==> flow/design.v <==
`timescale 1ns / 1ps
module TNS_dec_33(
    input wire clk,
    input wire rst_n,
    input wire [32:0] codein,
    output reg [30 - 1 : 0] dataout
    );
    wire [30 - 1 : 0] dataout_wire;
    assign dataout_wire = (codein[32]*847425747) + (codein[31]*564950498) + (codein[30]*282475249) + 
                    (codein[29]*121060821) + (codein[28]*80707214) + (codein[27]*40353607) + 
                    (codein[26]*17294403) + (codein[25]*11529602) + (codein[24]*5764801) + 
                    (codein[23]*2470629) + (codein[22]*1647086) + (codein[21]*823543) + 
                    (codein[20]*352947) + (codein[19]*235298) + (codein[18]*117649) + (codein[17]*50421) + (codein[16]*33614) + 
                    (codein[15]*16807) + (codein[14]*7203) + (codein[13]*4802) + (codein[12]*2401) + (codein[11]*1029) +
                    (codein[10]*686) + (codein[9]*343) + (codein[8]*147) + (codein[7]*98) + (codein[6]*49) +
                    (codein[5]*21) + (codein[4]*14) + (codein[3]*7) + (codein[2]*3) + (codein[1]*2) +
                    (codein[0]*1);
    always @(posedge clk or negedge rst_n) begin
        if (~rst_n) begin
            dataout <= 0;
        end
        else begin
            dataout <= dataout_wire;
        end
    end
endmodule
Step by step through the tools: TNS_dec_33
The steps from the RTL of TNS_dec_33 to its reports follow in flow order.
Line numbers count from 1 in the design file above.
Operators: Yosys type, input widths -> output width; for muxes data width and select width s.
Cell names lack the library's common part.
Not given: n/a
- design top: TNS_dec_33
- clock: clk
- library: sky130hd
- library corner: tt_025C_1v80

Word level
Source: Yosys, flattened and elaborated, memories not mapped. Widths are those after wreduce; folded enables and synchronous resets count as part of the registers. Registers that Yosys merges into a memory's read port (data or address) are not register bits. Print and check cells do not count. Equal cells are merged and count once.
- noted add/sub/neg operators: 32
- multiply operators at 31
- div/mod/pow operators: 0
- order comparisons: 0
- equality and inequality tests at 0
- noted shifts and indexed selects: 0
- muxes and demuxes at 0
- noted bitwise gates (word level): 0
- noted reduce/logical cells: 0
- operators by type and width (kind ; count):
    $add 30x14->30 ; 2
    $add 30x17->30 ; 2
    $add 30x28->30 ; 2
    $add 30x30->30 ; 2
    $mul 1x26->27 const B ; 2
    $mul 1x23->24 const B ; 2
    $mul 1x20->21 const B ; 2
    $mul 1x17->18 const B ; 2
    $mul 1x15->16 const B ; 2
    $mul 1x29->30 const B ; 1
    $mul 1x30->30 const B ; 1
    $add 30x1->30 ; 1
    $add 30x10->30 ; 1
    $add 30x11->30 ; 1
    $add 30x12->30 ; 1
    $add 30x13->30 ; 1
    $add 30x16->30 ; 1
    $add 30x18->30 ; 1
    $add 30x19->30 ; 1
    $add 30x2->30 ; 1
    $add 30x20->30 ; 1
    $add 30x21->30 ; 1
    $add 30x22->30 ; 1
    $add 30x23->30 ; 1
    $add 30x24->30 ; 1
    $add 30x25->30 ; 1
    $add 30x26->30 ; 1
    $add 30x27->30 ; 1
Not listed: further kinds 22, cells in them 26.
- noted register bits: 30
- latch bits at 0
- noted bits in writable memories: 0
- bits in read-only memories: 0
- clocked read ports x word width at 0
- memories kept at 0
- noted output and inout bits: 30
- cells after elaboration: 64

Depth
Yosys ltp: most cells in a row. Word level: on the elaborated netlist, between registers, memories and ports. Mapped: between sequential cells and ports; inverters and the memories' decode and read muxes count.
- depth in word-level cells at 33
- ABC_AREA: 1
- depth in mapped cells: 27

Netlist
Yosys stat after the flow's synthesis: flattened, memories mapped to cells. It holds for the ABC_AREA given above (unset counts as 0); a run with the other value may have another netlist.
- cells in the netlist: 1137
- cell area after synthesis: 10161.0 µm²
- noted mapped flip-flops: 30
- noted buffers: 0
- cells by type (type ; count):
    fa_1 ; 193
    ha_1 ; 210
    inv_1 ; 406
    dfrtp_1 ; 30
    nand2_1 ; 166
    nand3_1 ; 28
    a21oi_1 ; 18
    nor2_1 ; 23
    xor2_1 ; 9
    nor2_2 ; 10
    nand2_2 ; 9
    xnor2_1 ; 6
    nand4_1 ; 8
    o21bai_1 ; 5
    nand3_2 ; 3
    and2_1 ; 4
    or2_2 ; 3
    and3_1 ; 2
Not listed: further types 4, cells in them 4.

Worst setup path after synthesis
OpenSTA on the mapped netlist: ideal clock, no wires. The path of least setup slack (recovery checks aside). Input and output delay are each 20% of the period. Register names are those of the netlist, which keeps one name where synthesis merged equal registers.
- path type: input port to flip-flop
- from: input port codein[27]
- to: register dataout[17]
- noted period: 12.0 ns
- input delay at 2.400 ns
- setup time: 0.117 ns
- launch time at the first pin at 2.400 ns
- arrival at 7.600 ns
- noted required time: 11.883 ns
- noted setup slack: 4.284 ns
- delay of the path at 5.317 ns
- driving pins on the path at 23
- period reached after synthesis at 7.716 ns
"delay of the path" = arrival - input delay + setup time.
"driving pins on the path": output pins that drive a net of the path, with the launching flip-flop's if there is one; two outputs of one cell count as two.
"period reached after synthesis" = period - worst setup slack (recovery checks aside). The figure is calculated, with input and output delays left at 20% of the set period.
The rows between start and end are the longest chain of elaborated cells between them; the timing report does not say that the signal goes this way. Where chains are equally long, one stands for them.
Each line given opens the expression or statement behind the cell; cells for indexed reads and writes are added by Yosys, which also makes memories of some case tables.
- cell sequence: fa_1 > inv_1 > fa_1 > fa_1 > inv_1 > fa_1 > fa_1 > fa_1 > inv_1 > fa_1 > inv_1 > fa_1 > ha_1 > inv_1 > fa_1 > inv_1 > nand3_1 > nand3_2 > nand2_1 > nand2_2 > nand3_1 > nand3_1 > nand2_1
- length of the longest elaborated chain: 29
- RTL lines, path post-synthesis (element ; line ; RTL):
    start, declared ; 5 ; input wire [32:0] codein,
    $mul 1x26->27 ; 10 ; (codein[29]*121060821) + (codein[28]*80707214) + (codein[27]*40353607) +
    $add 30x27->30 ; 9 ; assign dataout_wire = (codein[32]*847425747) + (codein[31]*564950498) + (codein[30]*282475249) +
    $add 30x26->30 ; 9 ;
    $add 30x25->30 ; 9 ;
    $add 30x24->30 ; 9 ;
    $add 30x23->30 ; 9 ;
    $add 30x22->30 ; 9 ;
    [... 15 more ...] ; n/a ;
    $add 30x7->30 ; 9 ;
    $add 30x6->30 ; 9 ;
    $add 30x5->30 ; 9 ;
    $add 30x4->30 ; 9 ;
    $add 30x3->30 ; 9 ;
    $add 30x2->30 ; 9 ;
    $add 30x1->30 ; 9 ;
    end, assigned ; 20 ; dataout <= 0;
    end, assigned ; 23 ; dataout <= dataout_wire;
    end, declared ; 6 ; output reg [30 - 1 : 0] dataout

Timing after layout
From the final timing report of entry A: the path of least setup slack in the routed layout; clock arrival at registers is part of the times.
- path type: input port to flip-flop
- from: input port codein[23]
- to: register dataout[25]
- noted period: 8.32 ns
- input delay at 1.66 ns
- setup time: 0.11 ns
- launch time at the first pin at 1.66 ns
- arrival at 8.09 ns
- noted required time: 8.49 ns
- noted setup slack: 0.40 ns
- driving pins on the path at 24
The rows between start and end are the longest chain of elaborated cells between them; the timing report does not say that the signal goes this way. Where chains are equally long, one stands for them.
- cell sequence: clkdlybuf4s50_1 > inv_1 > fa_1 > fa_1 > fa_1 > inv_1 > fa_1 > fa_1 > fa_1 > inv_1 > fa_1 > inv_1 > fa_1 > ha_1 > inv_1 > fa_1 > inv_1 > nand3_1 > nand3_2 > nand2_1 > nand2_2 > nand2_1 > nand4_1 > nand2_1
- length of the longest elaborated chain: 25
- RTL lines, path after layout (element ; line ; RTL):
    start, declared ; 5 ; input wire [32:0] codein,
    $mul 1x22->23 ; 12 ; (codein[23]*2470629) + (codein[22]*1647086) + (codein[21]*823543) +
    $add 30x23->30 ; 9 ; assign dataout_wire = (codein[32]*847425747) + (codein[31]*564950498) + (codein[30]*282475249) +
    $add 30x22->30 ; 9 ;
    $add 30x21->30 ; 9 ;
    $add 30x20->30 ; 9 ;
    $add 30x19->30 ; 9 ;
    $add 30x18->30 ; 9 ;
    [... 11 more ...] ; n/a ;
    $add 30x7->30 ; 9 ;
    $add 30x6->30 ; 9 ;
    $add 30x5->30 ; 9 ;
    $add 30x4->30 ; 9 ;
    $add 30x3->30 ; 9 ;
    $add 30x2->30 ; 9 ;
    $add 30x1->30 ; 9 ;
    end, assigned ; 20 ; dataout <= 0;
    end, assigned ; 23 ; dataout <= dataout_wire;
    end, declared ; 6 ; output reg [30 - 1 : 0] dataout

FLOW RESULTS
============

Module TNS_dec_33, platform sky130hd: 4 stored runs of the flow (Yosys, OpenROAD) with differing settings, in no particular order. Input and output delays are each 20% of the period that was set; the output load is 0.01 pF.

Entry A

==> flow/run.sh <==
#!/bin/bash
# the make line also repeats the synthesis and layout settings of config.mk as NAME=value (left out here)
make -C /OpenROAD-flow-scripts/flow DESIGN_CONFIG=/design/flow/config.mk WORK_HOME=/design/flow/orfs CLKGATE_MAP_FILE= finish
==> flow/config.mk <==
export PLATFORM = sky130hd
export DESIGN_NAME = TNS_dec_33
export DESIGN_NICKNAME = TNS_dec_33
export VERILOG_FILES = /design/flow/design.v
export SDC_FILE = /design/flow/constraint.sdc
export NUM_CORES = 4
export LEC_CHECK = 0
export ABC_AREA = 1
export CAP_MARGIN = 20
export CELL_PAD_IN_SITES_DETAIL_PLACEMENT = 1
export CORE_ASPECT_RATIO = 0.92
export CORE_MARGIN = 2
export CORE_UTILIZATION = 40
export HOLD_SLACK_MARGIN = 0.26
export MAX_ROUTING_LAYER = met4
export SLEW_MARGIN = 20
==> flow/constraint.sdc <==
create_clock -name core_clock -period 8.32 [get_ports {clk}]
set_input_delay 1.6640 -clock core_clock [delete_from_list [all_inputs] [get_ports {clk}]]
set_output_delay 1.6640 -clock core_clock [all_outputs]
set_load 0.01 [all_outputs]

Measured in entry A:
- cell area after synthesis: 10161.0 µm²
- noted the total die area: 26694.6 µm²
- utilization: 46.3 %
- setup slack of the worst path at 0.399 ns
- sum of negative setup slack: 0.000 ns

Entry B

==> flow/run.sh <==
#!/bin/bash
# the make line also repeats the synthesis and layout settings of config.mk as NAME=value (left out here)
make -C /OpenROAD-flow-scripts/flow DESIGN_CONFIG=/design/flow/config.mk WORK_HOME=/design/flow/orfs CLKGATE_MAP_FILE= finish
==> flow/config.mk <==
export PLATFORM = sky130hd
export DESIGN_NAME = TNS_dec_33
export DESIGN_NICKNAME = TNS_dec_33
export VERILOG_FILES = /design/flow/design.v
export SDC_FILE = /design/flow/constraint.sdc
export NUM_CORES = 4
export LEC_CHECK = 0
export ABC_AREA = 1
export CAP_MARGIN = 20
export CORE_MARGIN = 5
export CORE_UTILIZATION = 16
export CTS_CLUSTER_SIZE = 69
export SETUP_SLACK_MARGIN = 3.5
export SLEW_MARGIN = 40
==> flow/constraint.sdc <==
create_clock -name core_clock -period 12.2 [get_ports {clk}]
set_input_delay 2.4400 -clock core_clock [delete_from_list [all_inputs] [get_ports {clk}]]
set_output_delay 2.4400 -clock core_clock [all_outputs]
set_load 0.01 [all_outputs]

Measured in entry B:
- cell area after synthesis: 10161.0 µm²
- noted the total die area: 68646.6 µm²
- utilization: 19.2 %
- setup slack of the worst path at 3.767 ns
- sum of negative setup slack: 0.000 ns

Entry C

==> flow/run.sh <==
#!/bin/bash
# the make line also repeats the synthesis and layout settings of config.mk as NAME=value (left out here)
make -C /OpenROAD-flow-scripts/flow DESIGN_CONFIG=/design/flow/config.mk WORK_HOME=/design/flow/orfs CLKGATE_MAP_FILE= finish
==> flow/config.mk <==
export PLATFORM = sky130hd
export DESIGN_NAME = TNS_dec_33
export DESIGN_NICKNAME = TNS_dec_33
export VERILOG_FILES = /design/flow/design.v
export SDC_FILE = /design/flow/constraint.sdc
export NUM_CORES = 4
export LEC_CHECK = 0
export ABC_AREA = 1
export CAP_MARGIN = 20
export CELL_PAD_IN_SITES_DETAIL_PLACEMENT = 2
export CORE_MARGIN = 3
export CORE_UTILIZATION = 40
export GPL_ROUTABILITY_DRIVEN = 1
export GPL_TIMING_DRIVEN = 1
export HOLD_SLACK_MARGIN = -0.05
export MAX_ROUTING_LAYER = met5
export MIN_ROUTING_LAYER = met1
export PLACE_DENSITY = 0.93
export SLEW_MARGIN = 25
==> flow/constraint.sdc <==
create_clock -name core_clock -period 14.1 [get_ports {clk}]
set_input_delay 2.8200 -clock core_clock [delete_from_list [all_inputs] [get_ports {clk}]]
set_output_delay 2.8200 -clock core_clock [all_outputs]
set_load 0.01 [all_outputs]

Measured in entry C:
- cell area after synthesis: 10161.0 µm²
- noted the total die area: 27350.5 µm²
- utilization: 46.1 %
- setup slack of the worst path at 3.819 ns
- sum of negative setup slack: 0.000 ns

Entry D

==> flow/run.sh <==
#!/bin/bash
# the make line also repeats the synthesis and layout settings of config.mk as NAME=value (left out here)
make -C /OpenROAD-flow-scripts/flow DESIGN_CONFIG=/design/flow/config.mk WORK_HOME=/design/flow/orfs CLKGATE_MAP_FILE= finish
==> flow/config.mk <==
export PLATFORM = sky130hd
export DESIGN_NAME = TNS_dec_33
export DESIGN_NICKNAME = TNS_dec_33
export VERILOG_FILES = /design/flow/design.v
export SDC_FILE = /design/flow/constraint.sdc
export NUM_CORES = 4
export LEC_CHECK = 0
export CAP_MARGIN = 15
export CELL_PAD_IN_SITES_DETAIL_PLACEMENT = 2
export CELL_PAD_IN_SITES_GLOBAL_PLACEMENT = 2
export CORE_ASPECT_RATIO = 0.78
export CORE_MARGIN = 2
export CORE_UTILIZATION = 25
export CTS_CLUSTER_SIZE = 18
export GPL_ROUTABILITY_DRIVEN = 0
export GPL_TIMING_DRIVEN = 0
export HOLD_SLACK_MARGIN = -0.06
export MAX_ROUTING_LAYER = met4
export MIN_ROUTING_LAYER = met1
export PLACE_DENSITY_LB_ADDON = 0.12
export SETUP_SLACK_MARGIN = 1.64
export SLEW_MARGIN = 35
==> flow/constraint.sdc <==
create_clock -name core_clock -period 12.0 [get_ports {clk}]
set_input_delay 2.4000 -clock core_clock [delete_from_list [all_inputs] [get_ports {clk}]]
set_output_delay 2.4000 -clock core_clock [all_outputs]
set_load 0.01 [all_outputs]

Measured in entry D:
- cell area after synthesis: 9506.6 µm²
- noted the total die area: 39614.3 µm²
- utilization: 28.9 %
- setup slack of the worst path at 2.320 ns
- sum of negative setup slack: 0.000 ns
